==> flow/design.v <==
module register_param #(
    parameter BIT_LENGTH = 2048
) (
    input clk, rst,
    input load,
    input [BIT_LENGTH - 1 : 0] parIn,
    output reg [BIT_LENGTH - 1 : 0] parOut
);
    always@(posedge clk, posedge rst) begin
        if (rst == 1)
            parOut <= 0;
        else begin
            if (load == 1)
                parOut <= parIn;
        end
    end
endmodule
module adder #(
    parameter BIT_LENGTH = 32
) (
    input signed [BIT_LENGTH - 1 : 0] in1, in2,
    input mode,  
    output signed [BIT_LENGTH - 1 : 0] out
);
    assign out = (mode == 1) ? (in1 + in2) : (in1 - in2);
endmodule
module upCounterRE #(
    parameter BIT_LENGTH = 16
) (
    input clk, rst,
    input init_cnt, en_cnt,
    output reg [BIT_LENGTH - 1 : 0] count
);
    always @(posedge clk, posedge rst) begin
        if (rst == 1)
            count <= 0;
        else begin
            if (init_cnt == 1)
                count <= 0;
            else if (en_cnt == 1)
                count <= count + 1;
        end
    end
endmodule
module cordic_linear_DP #(
    parameter FLOAT_SIZE = 24,
    parameter INT_SIZE = 8
) (
    input clk, rst,
    input signed [INT_SIZE + FLOAT_SIZE - 1:0] x, y, z,
    input mode,
    input loadX, loadY, loadZ,loadMode,
    input sel_input, adder_mode,
    input init_cnt, en_cnt,
    output signed [INT_SIZE + FLOAT_SIZE - 1:0] x_out, y_out, z_out,
    output co, phi
);
    wire signed [INT_SIZE + FLOAT_SIZE - 1:0] y_in, z_in;
    wire signed [INT_SIZE + FLOAT_SIZE - 1:0] out_adder_y, out_adder_z;
    assign y_in = (sel_input == 1) ? y : out_adder_y; 
    assign z_in = (sel_input == 1) ? z : out_adder_z; 
    register_param #(.BIT_LENGTH(INT_SIZE + FLOAT_SIZE)) X_Reg(
        .clk(clk),
        .rst(rst),
        .load(loadX),
        .parIn(x),
        .parOut(x_out)
    );
    register_param #(.BIT_LENGTH(INT_SIZE + FLOAT_SIZE)) Y_Reg(
        .clk(clk),
        .rst(rst),
        .load(loadY),
        .parIn(y_in),
        .parOut(y_out)
    );
    register_param #(.BIT_LENGTH(INT_SIZE + FLOAT_SIZE)) Z_Reg(
        .clk(clk),
        .rst(rst),
        .load(loadZ),
        .parIn(z_in),
        .parOut(z_out)
    );
    wire mode_val;
    register_param #(.BIT_LENGTH(1)) M_Reg(
        .clk(clk),
        .rst(rst),
        .load(loadMode),
        .parIn(mode),
        .parOut(mode_val)
    );
    wire [$clog2(FLOAT_SIZE) : 0] iter;
    upCounterRE #(.BIT_LENGTH($clog2(FLOAT_SIZE) + 1)) Iter_Count(
        .clk(clk),
        .rst(rst),
        .init_cnt(init_cnt),
        .en_cnt(en_cnt),
        .count(iter)
    );
    assign co = (iter == (FLOAT_SIZE)) ? 1'b1 : 1'b0;
    wire signed [INT_SIZE + FLOAT_SIZE - 1:0] x_shift, one, one_shift;
    assign x_shift = x >>> iter;
    assign one = { {(INT_SIZE-1){1'b0}}, 1'b1, {(FLOAT_SIZE){1'b0}} }; 
    assign one_shift = one >>> iter;
    adder #(.BIT_LENGTH(INT_SIZE + FLOAT_SIZE)) Y_Adder(
        .in1(y_out),
        .in2(x_shift),
        .mode(adder_mode),
        .out(out_adder_y)
    );
    adder #(.BIT_LENGTH(INT_SIZE + FLOAT_SIZE)) Z_Adder(
        .in1(z_out),
        .in2(one_shift),
        .mode(~adder_mode),
        .out(out_adder_z)
    );
    wire phi_rotate, phi_vector; 
    assign phi_rotate = (z_out[INT_SIZE + FLOAT_SIZE - 1] == 1) ? 1'b0 : 1'b1;
    assign phi_vector = (y_out[INT_SIZE + FLOAT_SIZE - 1] == 1) ? 1'b1 : 1'b0;
    assign phi = (mode_val == 1) ? phi_vector : phi_rotate;
endmodule
module cordic_linear_CU (
    input clk, rst,
    input start,
    input co, phi,
    output reg loadX, loadY, loadZ,loadMode,
    output reg sel_input, adder_mode,
    output reg init_cnt, en_cnt,
    output reg done
);
    parameter [1:0] IDLE = 0, INIT = 1, CALC = 2, DONE = 3;
    reg [1:0] ps, ns;
    always @(ps, start, co) begin
        case (ps)
            IDLE: ns = (start == 1) ? INIT : IDLE;
            INIT: ns = (start == 1 ) ? INIT : CALC;
            CALC: ns = (co == 1) ? DONE : CALC;
            DONE: ns = IDLE;
            default: ns = IDLE;
        endcase
    end
    always @(ps, phi) begin
        loadX = 0;
        loadY = 0;
        loadZ = 0;
        loadMode = 0;
        sel_input = 0;
        adder_mode = 0;
        init_cnt = 0;
        en_cnt = 0;
        done = 0;
        case (ps)
            IDLE: ;
            INIT: begin
                init_cnt = 1;
                loadX = 1;
                loadY = 1;
                loadZ = 1;
                loadMode = 1;
                sel_input = 1;
            end
            CALC: begin
                adder_mode = phi;
                en_cnt = 1;
                sel_input = 0;
                loadY = 1;
                loadZ = 1;
            end 
            DONE: done = 1;
            default: ;
        endcase
    end
    always @(posedge clk or posedge rst) begin
        if (rst == 1)
            ps <= IDLE;
        else 
            ps <= ns;
    end
endmodule
module cordic_linear #(
    parameter FLOAT_SIZE = 24,
    parameter INT_SIZE = 8
) (
    input clk, rst,
    input start,
    input signed [INT_SIZE + FLOAT_SIZE - 1:0] x, y, z,
    input mode,
    output signed [INT_SIZE + FLOAT_SIZE - 1:0] x_out, y_out, z_out,
    output done
);
    wire loadX, loadY, loadZ, loadMode;
    wire sel_input, adder_mode;
    wire init_cnt, en_cnt;
    wire co, phi;
    cordic_linear_DP #(.FLOAT_SIZE(FLOAT_SIZE), .INT_SIZE(INT_SIZE)) DP (
        .clk(clk),
        .rst(rst),
        .x(x),
        .y(y),
        .z(z),
        .mode(mode),
        .loadX(loadX),
        .loadY(loadY),
        .loadZ(loadZ),
        .loadMode(loadMode),
        .sel_input(sel_input),
        .adder_mode(adder_mode),
        .init_cnt(init_cnt),
        .en_cnt(en_cnt),
        .x_out(x_out),
        .y_out(y_out),
        .z_out(z_out),
        .co(co),
        .phi(phi)
    );
    cordic_linear_CU CU (
        .clk(clk),
        .rst(rst),
        .start(start),
        .co(co),
        .phi(phi),
        .loadX(loadX),
        .loadY(loadY),
        .loadZ(loadZ),
        .loadMode(loadMode),
        .sel_input(sel_input),
        .adder_mode(adder_mode),
        .init_cnt(init_cnt),
        .en_cnt(en_cnt),
        .done(done)
    );
endmodule
module reciprocal_float_DP (
    input clk, rst,
    input [31:0] x,
    input loadE, loadM, loadS,
    input selE, start_cordic,
    output [31:0] out,
    output done_cordic, zero_flag
);
    wire [7:0] E_val, E_in;
    wire [7:0] out_sub, E_reg_in;
    assign E_in = x[30:23];
    register_param #(.BIT_LENGTH(8)) E_Reg(
        .clk(clk),
        .rst(rst),
        .load(loadE),
        .parIn(E_reg_in),
        .parOut(E_val)
    );
    wire [22:0] M_val, M_in;
    assign M_in = x[22:0];
    register_param #(.BIT_LENGTH(23)) M_Reg(
        .clk(clk),
        .rst(rst),
        .load(loadM),
        .parIn(M_in),
        .parOut(M_val)
    );
    wire S_val, S_in;
    assign S_in = x[31];
    register_param #(.BIT_LENGTH(1)) S_Reg(
        .clk(clk),
        .rst(rst),
        .load(loadS),
        .parIn(S_in),
        .parOut(S_val)
    );
    assign E_reg_in = (selE == 1) ? E_in : out_sub;
    wire frac_zero;
    assign frac_zero = ~(|M_val);
    wire cin;
    assign cin = (frac_zero == 1) ? 1'b1 : 1'b0;
    assign out_sub = $unsigned(8'd253) - $unsigned(E_val) + cin;
    localparam FLOAT_SIZE = 24;
    localparam INT_SIZE = 2;
    wire signed [INT_SIZE + FLOAT_SIZE - 1:0] x_in, z, y;
    assign y = { {(INT_SIZE-1){1'b0}}, 1'b1, {(FLOAT_SIZE){1'b0}} };  
    assign z = {(INT_SIZE + FLOAT_SIZE){1'b0}};  
    assign x_in = { 2'b01, M_val, 1'b0};
    wire mode;
    assign mode = 1'b1;  
    wire signed [INT_SIZE + FLOAT_SIZE - 1:0] x_out, y_out, z_out;
    cordic_linear #(.FLOAT_SIZE(FLOAT_SIZE), .INT_SIZE(INT_SIZE)) Cordic_core(
        .clk(clk),
        .rst(rst),
        .start(start_cordic),
        .x(x_in),
        .y(y),
        .z(z),
        .mode(mode),
        .x_out(x_out),
        .y_out(y_out),
        .z_out(z_out),
        .done(done_cordic)
    );
    assign out = {S_val, E_val, z_out[22:0] };
    wire exp_zero;
    assign exp_zero = ~(|E_val);
    assign zero_flag = exp_zero && frac_zero;
endmodule
module reciprocal_float_CU (
    input clk, rst,
    input start,
    input done_cordic, zero_input,
    output reg loadE, loadM, loadS,
    output reg selE, start_cordic,
    output reg done, zero_flag
);
    parameter [2:0] IDLE = 0, INIT = 1, EXP = 2, CALC = 3, ZERO = 4;
    reg [2:0] ps, ns;
    always @(ps, start, zero_input, done_cordic) begin
        case (ps)
            IDLE: ns = (start == 1) ? INIT : IDLE;
            INIT: ns = (start == 1) ? INIT : EXP;
            EXP: ns = (zero_input == 1) ? ZERO : CALC;
            CALC: ns = (done_cordic == 1) ? IDLE : CALC;
            ZERO: ns = IDLE; 
            default: ns = IDLE;
        endcase
    end
    always @(ps, done_cordic, zero_input) begin
        loadE = 0;
        loadM = 0;
        loadS = 0;
        selE = 0;
        start_cordic = 0;
        done = 0;
        zero_flag = 0;
        case (ps)
            IDLE: ;
            INIT: begin
                selE = 1;
                loadE = 1;
                loadM = 1;
                loadS = 1;
            end 
            EXP: begin
                loadE = 1;
                start_cordic = ~zero_input;  
            end
            CALC: done = done_cordic;
            ZERO: begin
                done = 1;
                zero_flag = 1;
            end
            default: ;
        endcase
    end
    always @(posedge clk or posedge rst) begin
        if (rst == 1)
            ps <= IDLE;
        else 
            ps <= ns;
    end
endmodule
module reciprocal_float(
    input clk, rst,
    input start,
    input [31:0] x,
    output [31:0] out,
    output done, zero_flag
);
    wire loadE, loadM, loadS;
    wire selE, start_cordic;
    wire done_cordic, zero_input;
    reciprocal_float_DP DP (
        .clk(clk),
        .rst(rst),
        .x(x),
        .loadE(loadE),
        .loadM(loadM),
        .loadS(loadS),
        .selE(selE),
        .start_cordic(start_cordic),
        .out(out),
        .done_cordic(done_cordic),
        .zero_flag(zero_input)
    );
    reciprocal_float_CU CU (
        .clk(clk),
        .rst(rst),
        .start(start),
        .done_cordic(done_cordic),
        .zero_input(zero_input),
        .loadE(loadE),
        .loadM(loadM),
        .loadS(loadS),
        .selE(selE),
        .start_cordic(start_cordic),
        .done(done),
        .zero_flag(zero_flag)
    );
endmodule
From RTL to reports: reciprocal_float
The steps from the RTL of reciprocal_float to its reports follow in flow order.
Lines are those of the file above, counted from 1.
Operators carry their Yosys type and port widths (W data, S select, Z words).
Cell names lack the library's common part.
{"block": "setup", "top": "reciprocal_float", "clock_port": "clk", "library": "sky130hd", "corner": "tt_025C_1v80"}

Word level
Yosys after proc, flatten, opt, wreduce and memory -nomap, before mapping. Memory bits, and registers merged into a memory's read port (data or address), are not among the register bits. Print and check cells are not counted. Equal cells are merged and count once.
{"block": "classes", "logic": 3, "n_addsub": 7, "equal": 8, "n_mux": 31, "n_shift": 2, "n_reduce_logical": 12}
{"block": "ops", "cell": "$mux W26", "count": 4}
{"block": "ops", "cell": "$add A26 B26 Y26", "count": 2}
{"block": "ops", "cell": "$sub A26 B26 Y26", "count": 2}
{"block": "ops", "cell": "$sshr A26 B6 Y26", "count": 1}
{"block": "ops", "cell": "$sshr A26 B6 Y26 const A", "count": 1}
{"block": "ops", "cell": "$reduce_or A23 Y1", "count": 1}
{"block": "ops", "cell": "$pmux W3 S4", "count": 1}
{"block": "ops", "cell": "$mux W1", "count": 12}
{"block": "ops", "cell": "$mux W6", "count": 2}
{"block": "ops", "cell": "$pmux W1 S2", "count": 6}
{"block": "ops", "cell": "$reduce_or A3 Y1", "count": 3}
{"block": "ops", "cell": "$add A8 B1 Y8", "count": 1}
{"block": "ops", "cell": "$sub A8 B8 Y8 const A", "count": 1}
{"block": "ops", "cell": "$reduce_or A8 Y1", "count": 1}
{"block": "ops", "cell": "$pmux W2 S4", "count": 1}
{"block": "ops", "cell": "$mux W8", "count": 1}
{"block": "ops", "cell": "$reduce_or A2 Y1", "count": 3}
{"block": "ops", "cell": "$eq A3 B2 Y1 const B", "count": 2}
{"block": "ops", "cell": "$add A6 B1 Y6 const B", "count": 1}
{"block": "ops", "cell": "$eq A6 B5 Y1 const B", "count": 1}
{"block": "ops", "cell": "$mux W2", "count": 3}
{"block": "ops", "cell": "$eq A2 B2 Y1 const B", "count": 2}
{"block": "ops", "cell": "$not A1 Y1", "count": 3}
{"block": "ops", "cell": "$eq A3 B1 Y1 const B", "count": 1}
{"block": "ops", "cell": "$eq A3 B3 Y1 const B", "count": 1}
{"block": "ops", "cell": "$logic_not A3 Y1", "count": 1}
{"block": "ops", "cell": "$mux W3", "count": 1}
{"block": "ops", "cell": "$eq A2 B1 Y1 const B", "count": 1}
Not listed: further kinds 3, cells in them 3.
{"block": "bits", "input_bits": 35, "ff_bits": 96}

Logic depth
Depth = most cells in a row (Yosys ltp): at word level without a register or memory, in the mapped netlist without a sequential cell, where the memories' decode and read muxes count.
{"block": "depth", "ltp_word": 7, "ABC_AREA": 1, "depth_mapped": 30, "ltp_nobuf": 28}

Netlist
Source: synth_stat.txt of the flow (Yosys; design flattened, memories mapped). It holds for the ABC_AREA given above (unset counts as 0); a run with the other value may have another netlist.
The area totals of this step are shown rounded.
{"block": "types", "type": "dfrtp_1", "count": 98, "area_total_um2": 2.45E+03}
{"block": "types", "type": "nand2_1", "count": 444, "area_total_um2": 1.67E+03}
{"block": "types", "type": "ha_1", "count": 63, "area_total_um2": 788.256}
{"block": "types", "type": "nand3_1", "count": 135, "area_total_um2": 675.648}
{"block": "types", "type": "o21ai_0", "count": 107, "area_total_um2": 535.514}
{"block": "types", "type": "inv_1", "count": 138, "area_total_um2": 517.997}
{"block": "types", "type": "nor2_1", "count": 125, "area_total_um2": 469.2}
{"block": "types", "type": "a21oi_1", "count": 82, "area_total_um2": 410.394}
{"block": "types", "type": "xor2_1", "count": 38, "area_total_um2": 332.819}
{"block": "types", "type": "buf_4", "count": 28, "area_total_um2": 210.202}
{"block": "types", "type": "xnor2_1", "count": 16, "area_total_um2": 140.134}
{"block": "types", "type": "nand4_1", "count": 16, "area_total_um2": 100.096}
{"block": "types", "type": "nor3_1", "count": 18, "area_total_um2": 90.086}
{"block": "types", "type": "o211ai_1", "count": 12, "area_total_um2": 90.086}
{"block": "types", "type": "clkbuf_1", "count": 20, "area_total_um2": 75.072}
{"block": "types", "type": "buf_2", "count": 13, "area_total_um2": 65.062}
{"block": "types", "type": "nor4_1", "count": 10, "area_total_um2": 62.56}
{"block": "types", "type": "dfstp_2", "count": 2, "area_total_um2": 52.55}
Other cell types: 32; their cells: 93.
{"block": "mapped", "mapped_cells": 1458, "yosys_area_um2": 9420, "ffs": 100}

Worst setup path after synthesis
OpenSTA on the mapped netlist: ideal clock, no wires. The path of least setup slack (recovery checks aside). Input and output delay are each 20% of the period. Register names are those of the netlist, which keeps one name where synthesis merged equal registers.
{"block": "synth_path", "path_type": "flip-flop to flip-flop", "startpoint": "register DP.Cordic_core.DP.Iter_Count.count[1]", "endpoint": "register DP.Cordic_core.DP.Z_Reg.parOut[25]", "path_delay_ns": 3.805, "period_ns": 11.0, "slack_ns": 7.195, "arrival_ns": 3.684, "path_stages": 27, "setup_time_ns": 0.121, "t_required_ns": 10.879, "synth_period_reached_ns": 3.805}
"path_delay_ns" is the arrival time less input delay plus setup time.
"path_stages": output pins that drive a net of the path, with the launching flip-flop's if there is one; two outputs of one cell count as two.
"synth_period_reached_ns" = period - worst setup slack (recovery checks aside). The figure is calculated, with input and output delays left at 20% of the set period.
The rows between start and end are the longest chain of elaborated cells between them; the timing report does not say that the signal goes this way. Where chains are equally long, one stands for them.
Each line given opens the expression or statement behind the cell; cells for indexed reads and writes are added by Yosys, which also makes memories of some case tables.
At most two assigning lines are given for a register; there are more.
{"block": "synth_via", "path_cell_list": "dfrtp_1 -> inv_2 -> buf_2 -> ha_1 -> nand2_1 -> inv_1 -> nand2_1 -> nor2_1 -> inv_1 -> ha_1 -> nand3_1 -> nor2_1 -> nand2_1 -> nor3_2 -> nand2_1 -> o31ai_1 -> xor2_1 -> inv_1 -> ha_1 -> a21oi_1 -> o21ai_0 -> a21oi_1 -> nand3_1 -> a211oi_1 -> nand2_1 -> nand2_1 -> o21ai_1", "elab_chain_len": 4, "cells_between": 5, "cone_lines": 3, "classes_between": "add/sub (2); shift (1); mux (2)"}
{"block": "synth_lines", "element": "start: declaration", "line_no": 32, "rtl": "output reg [BIT_LENGTH - 1 : 0] count"}
{"block": "synth_lines", "element": "start: assignment", "line_no": 36, "rtl": "count <= 0;"}
{"block": "synth_lines", "element": "start: assignment", "line_no": 41, "rtl": "count <= count + 1;"}
{"block": "synth_lines", "element": "$sshr A26 B6 Y26", "line_no": 103, "rtl": "assign one_shift = one >>> iter;"}
{"block": "synth_lines", "element": "$add A26 B26 Y26", "line_no": 25, "rtl": "assign out = (mode == 1) ? (in1 + in2) : (in1 - in2);"}
{"block": "synth_lines", "element": "$mux W26", "line_no": 25}
{"block": "synth_lines", "element": "$mux W26", "line_no": 61, "rtl": "assign z_in = (sel_input == 1) ? z : out_adder_z;"}
{"block": "synth_lines", "element": "end: assignment", "line_no": 11, "rtl": "parOut <= 0;"}
{"block": "synth_lines", "element": "end: assignment", "line_no": 14, "rtl": "parOut <= parIn;"}
{"block": "synth_lines", "element": "end: declaration", "line_no": 7, "rtl": "output reg [BIT_LENGTH - 1 : 0] parOut"}

Timing after layout
From the final timing report of run 1: the path of least setup slack in the routed layout; clock arrival at registers is part of the times.
{"block": "layout_path", "path_type": "flip-flop to flip-flop", "startpoint": "register DP.Cordic_core.DP.Iter_Count.count[1]", "endpoint": "register DP.Cordic_core.DP.Z_Reg.parOut[25]", "period_ns": 11.4, "arrival_ns": 6.02, "slack_ns": 5.66, "path_stages": 26, "setup_time_ns": 0.11, "t_required_ns": 11.68}
The rows between start and end are the longest chain of elaborated cells between them; the timing report does not say that the signal goes this way. Where chains are equally long, one stands for them.
At most two assigning lines are given for a register; there are more.
{"block": "layout_via", "path_cell_list": "dfrtp_1 -> inv_2 -> ha_1 -> nand2_1 -> inv_1 -> nand2_1 -> nor2_1 -> inv_1 -> ha_1 -> nand3_1 -> nor2_1 -> nand2_1 -> nor3_2 -> nand2_1 -> o31ai_1 -> xor2_1 -> inv_1 -> ha_1 -> a21oi_1 -> o21ai_0 -> a21oi_1 -> nand3_1 -> a211oi_1 -> nand2_1 -> nand2_1 -> o21ai_1", "elab_chain_len": 4, "cells_between": 5, "cone_lines": 3, "classes_between": "add/sub (2); shift (1); mux (2)"}
{"block": "layout_lines", "element": "start: declaration", "line_no": 32, "rtl": "output reg [BIT_LENGTH - 1 : 0] count"}
{"block": "layout_lines", "element": "start: assignment", "line_no": 36, "rtl": "count <= 0;"}
{"block": "layout_lines", "element": "start: assignment", "line_no": 41, "rtl": "count <= count + 1;"}
{"block": "layout_lines", "element": "$sshr A26 B6 Y26", "line_no": 103, "rtl": "assign one_shift = one >>> iter;"}
{"block": "layout_lines", "element": "$add A26 B26 Y26", "line_no": 25, "rtl": "assign out = (mode == 1) ? (in1 + in2) : (in1 - in2);"}
{"block": "layout_lines", "element": "$mux W26", "line_no": 25}
{"block": "layout_lines", "element": "$mux W26", "line_no": 61, "rtl": "assign z_in = (sel_input == 1) ? z : out_adder_z;"}
{"block": "layout_lines", "element": "end: assignment", "line_no": 11, "rtl": "parOut <= 0;"}
{"block": "layout_lines", "element": "end: assignment", "line_no": 14, "rtl": "parOut <= parIn;"}
{"block": "layout_lines", "element": "end: declaration", "line_no": 7, "rtl": "output reg [BIT_LENGTH - 1 : 0] parOut"}

Hand-over note for reciprocal_float

Design reciprocal_float on sky130hd. What follows are 5 stored runs of the flow, each under its own settings; their order means nothing. The constraints put input and output delay at 20% of the set period each and load the outputs with 0.01 pF.
"period_reached_ns" is the run's clock period less its worst setup slack. It is reckoned from that one timing run; input and output delays stay at 20% of the period that was set.
"timing.worst_path_ns": the worst setup path's part of the clock period (all of it between registers, 20% less for each end at a port) less its slack. A launch clock that arrives late makes it longer, a capture clock that arrives late makes it shorter.
"design_power_w" rests on the timing tool's default activity at the inputs, not on a simulated workload.
The results are shown rounded.

{"run": "run 1", "settings": { "ABC_AREA": 1, "CAP_MARGIN": 30, "CELL_PAD_IN_SITES_GLOBAL_PLACEMENT": 2, "CORE_ASPECT_RATIO": 1.2, "CORE_MARGIN": 8, "CORE_UTILIZATION": 19, "CTS_CLUSTER_SIZE": 47, "GPL_ROUTABILITY_DRIVEN": 1, "GPL_TIMING_DRIVEN": 1, "MAX_ROUTING_LAYER": "met5", "MIN_ROUTING_LAYER": "met2", "PLACE_DENSITY": 0.65, "SLEW_MARGIN": 25, "TNS_END_PERCENT": 30, "period_ns": 11.4 }, "results": { "period_reached_ns": 5.743, "design_power_w": 0.00112, "timing.worst_path_ns": 5.74, "timing.worst_path_kind": "flip-flop to flip-flop", "holdWs_ns": 0.487, "final_stdcell_area_um2": 10900, "post_synth_area_um2": 9420, "tns_ns": 0.000, "design.die.area_um2": 57000, "post_route_util_pct": 22.3, "setup_ws_ns": 5.66 }}
{"run": "run 2", "settings": { "CAP_MARGIN": 25, "CELL_PAD_IN_SITES_GLOBAL_PLACEMENT": 1, "CORE_ASPECT_RATIO": 0.7, "CORE_UTILIZATION": 40, "GPL_ROUTABILITY_DRIVEN": 0, "MAX_ROUTING_LAYER": "met4", "MIN_ROUTING_LAYER": "met2", "SLEW_MARGIN": 20, "period_ns": 11.0, "CORE_MARGIN": 2 }, "results": { "period_reached_ns": 6.377, "design_power_w": 0.000956, "timing.worst_path_ns": 6.38, "timing.worst_path_kind": "flip-flop to flip-flop", "holdWs_ns": 0.492, "final_stdcell_area_um2": 10200, "post_synth_area_um2": 9160, "tns_ns": 0.000, "design.die.area_um2": 24200, "post_route_util_pct": 45.3, "setup_ws_ns": 4.62 }}
{"run": "run 3", "settings": { "CORE_ASPECT_RATIO": 1.51, "CORE_UTILIZATION": 57, "MAX_ROUTING_LAYER": "met5", "PLACE_DENSITY_LB_ADDON": 0.16, "SETUP_SLACK_MARGIN": 0.1, "period_ns": 6.13, "CAP_MARGIN": 20, "CORE_MARGIN": 2, "SLEW_MARGIN": 20 }, "results": { "period_reached_ns": 5.708, "design_power_w": 0.00172, "timing.worst_path_ns": 5.71, "timing.worst_path_kind": "flip-flop to flip-flop", "holdWs_ns": 0.485, "final_stdcell_area_um2": 10200, "post_synth_area_um2": 9160, "tns_ns": 0.000, "design.die.area_um2": 17100, "post_route_util_pct": 64.3, "setup_ws_ns": 0.422 }}
{"run": "run 4", "settings": { "CAP_MARGIN": 25, "CELL_PAD_IN_SITES_DETAIL_PLACEMENT": 1, "CELL_PAD_IN_SITES_GLOBAL_PLACEMENT": 2, "CORE_UTILIZATION": 20, "GPL_ROUTABILITY_DRIVEN": 0, "SETUP_SLACK_MARGIN": 1.71, "TNS_END_PERCENT": 5, "period_ns": 5.91, "CORE_MARGIN": 2, "SLEW_MARGIN": 20 }, "results": { "period_reached_ns": 5.345, "design_power_w": 0.00193, "timing.worst_path_ns": 5.34, "timing.worst_path_kind": "flip-flop to flip-flop", "holdWs_ns": 0.489, "final_stdcell_area_um2": 11700, "post_synth_area_um2": 9160, "tns_ns": 0.000, "design.die.area_um2": 47500, "post_route_util_pct": 25.8, "setup_ws_ns": 0.565 }}
{"run": "run 5", "settings": { "CAP_MARGIN": 25, "CELL_PAD_IN_SITES_GLOBAL_PLACEMENT": 0, "CORE_ASPECT_RATIO": 0.7, "CORE_UTILIZATION": 40, "GPL_ROUTABILITY_DRIVEN": 0, "MAX_ROUTING_LAYER": "met4", "MIN_ROUTING_LAYER": "met2", "PLACE_DENSITY_LB_ADDON": 0.08, "SETUP_SLACK_MARGIN": -0.57, "SLEW_MARGIN": 25, "period_ns": 11.0, "CORE_MARGIN": 2 }, "results": { "period_reached_ns": 6.462, "design_power_w": 0.000956, "timing.worst_path_ns": 6.46, "timing.worst_path_kind": "flip-flop to flip-flop", "holdWs_ns": 0.489, "final_stdcell_area_um2": 10200, "post_synth_area_um2": 9160, "tns_ns": 0.000, "design.die.area_um2": 24200, "post_route_util_pct": 45.3, "setup_ws_ns": 4.54 }}

End of note.
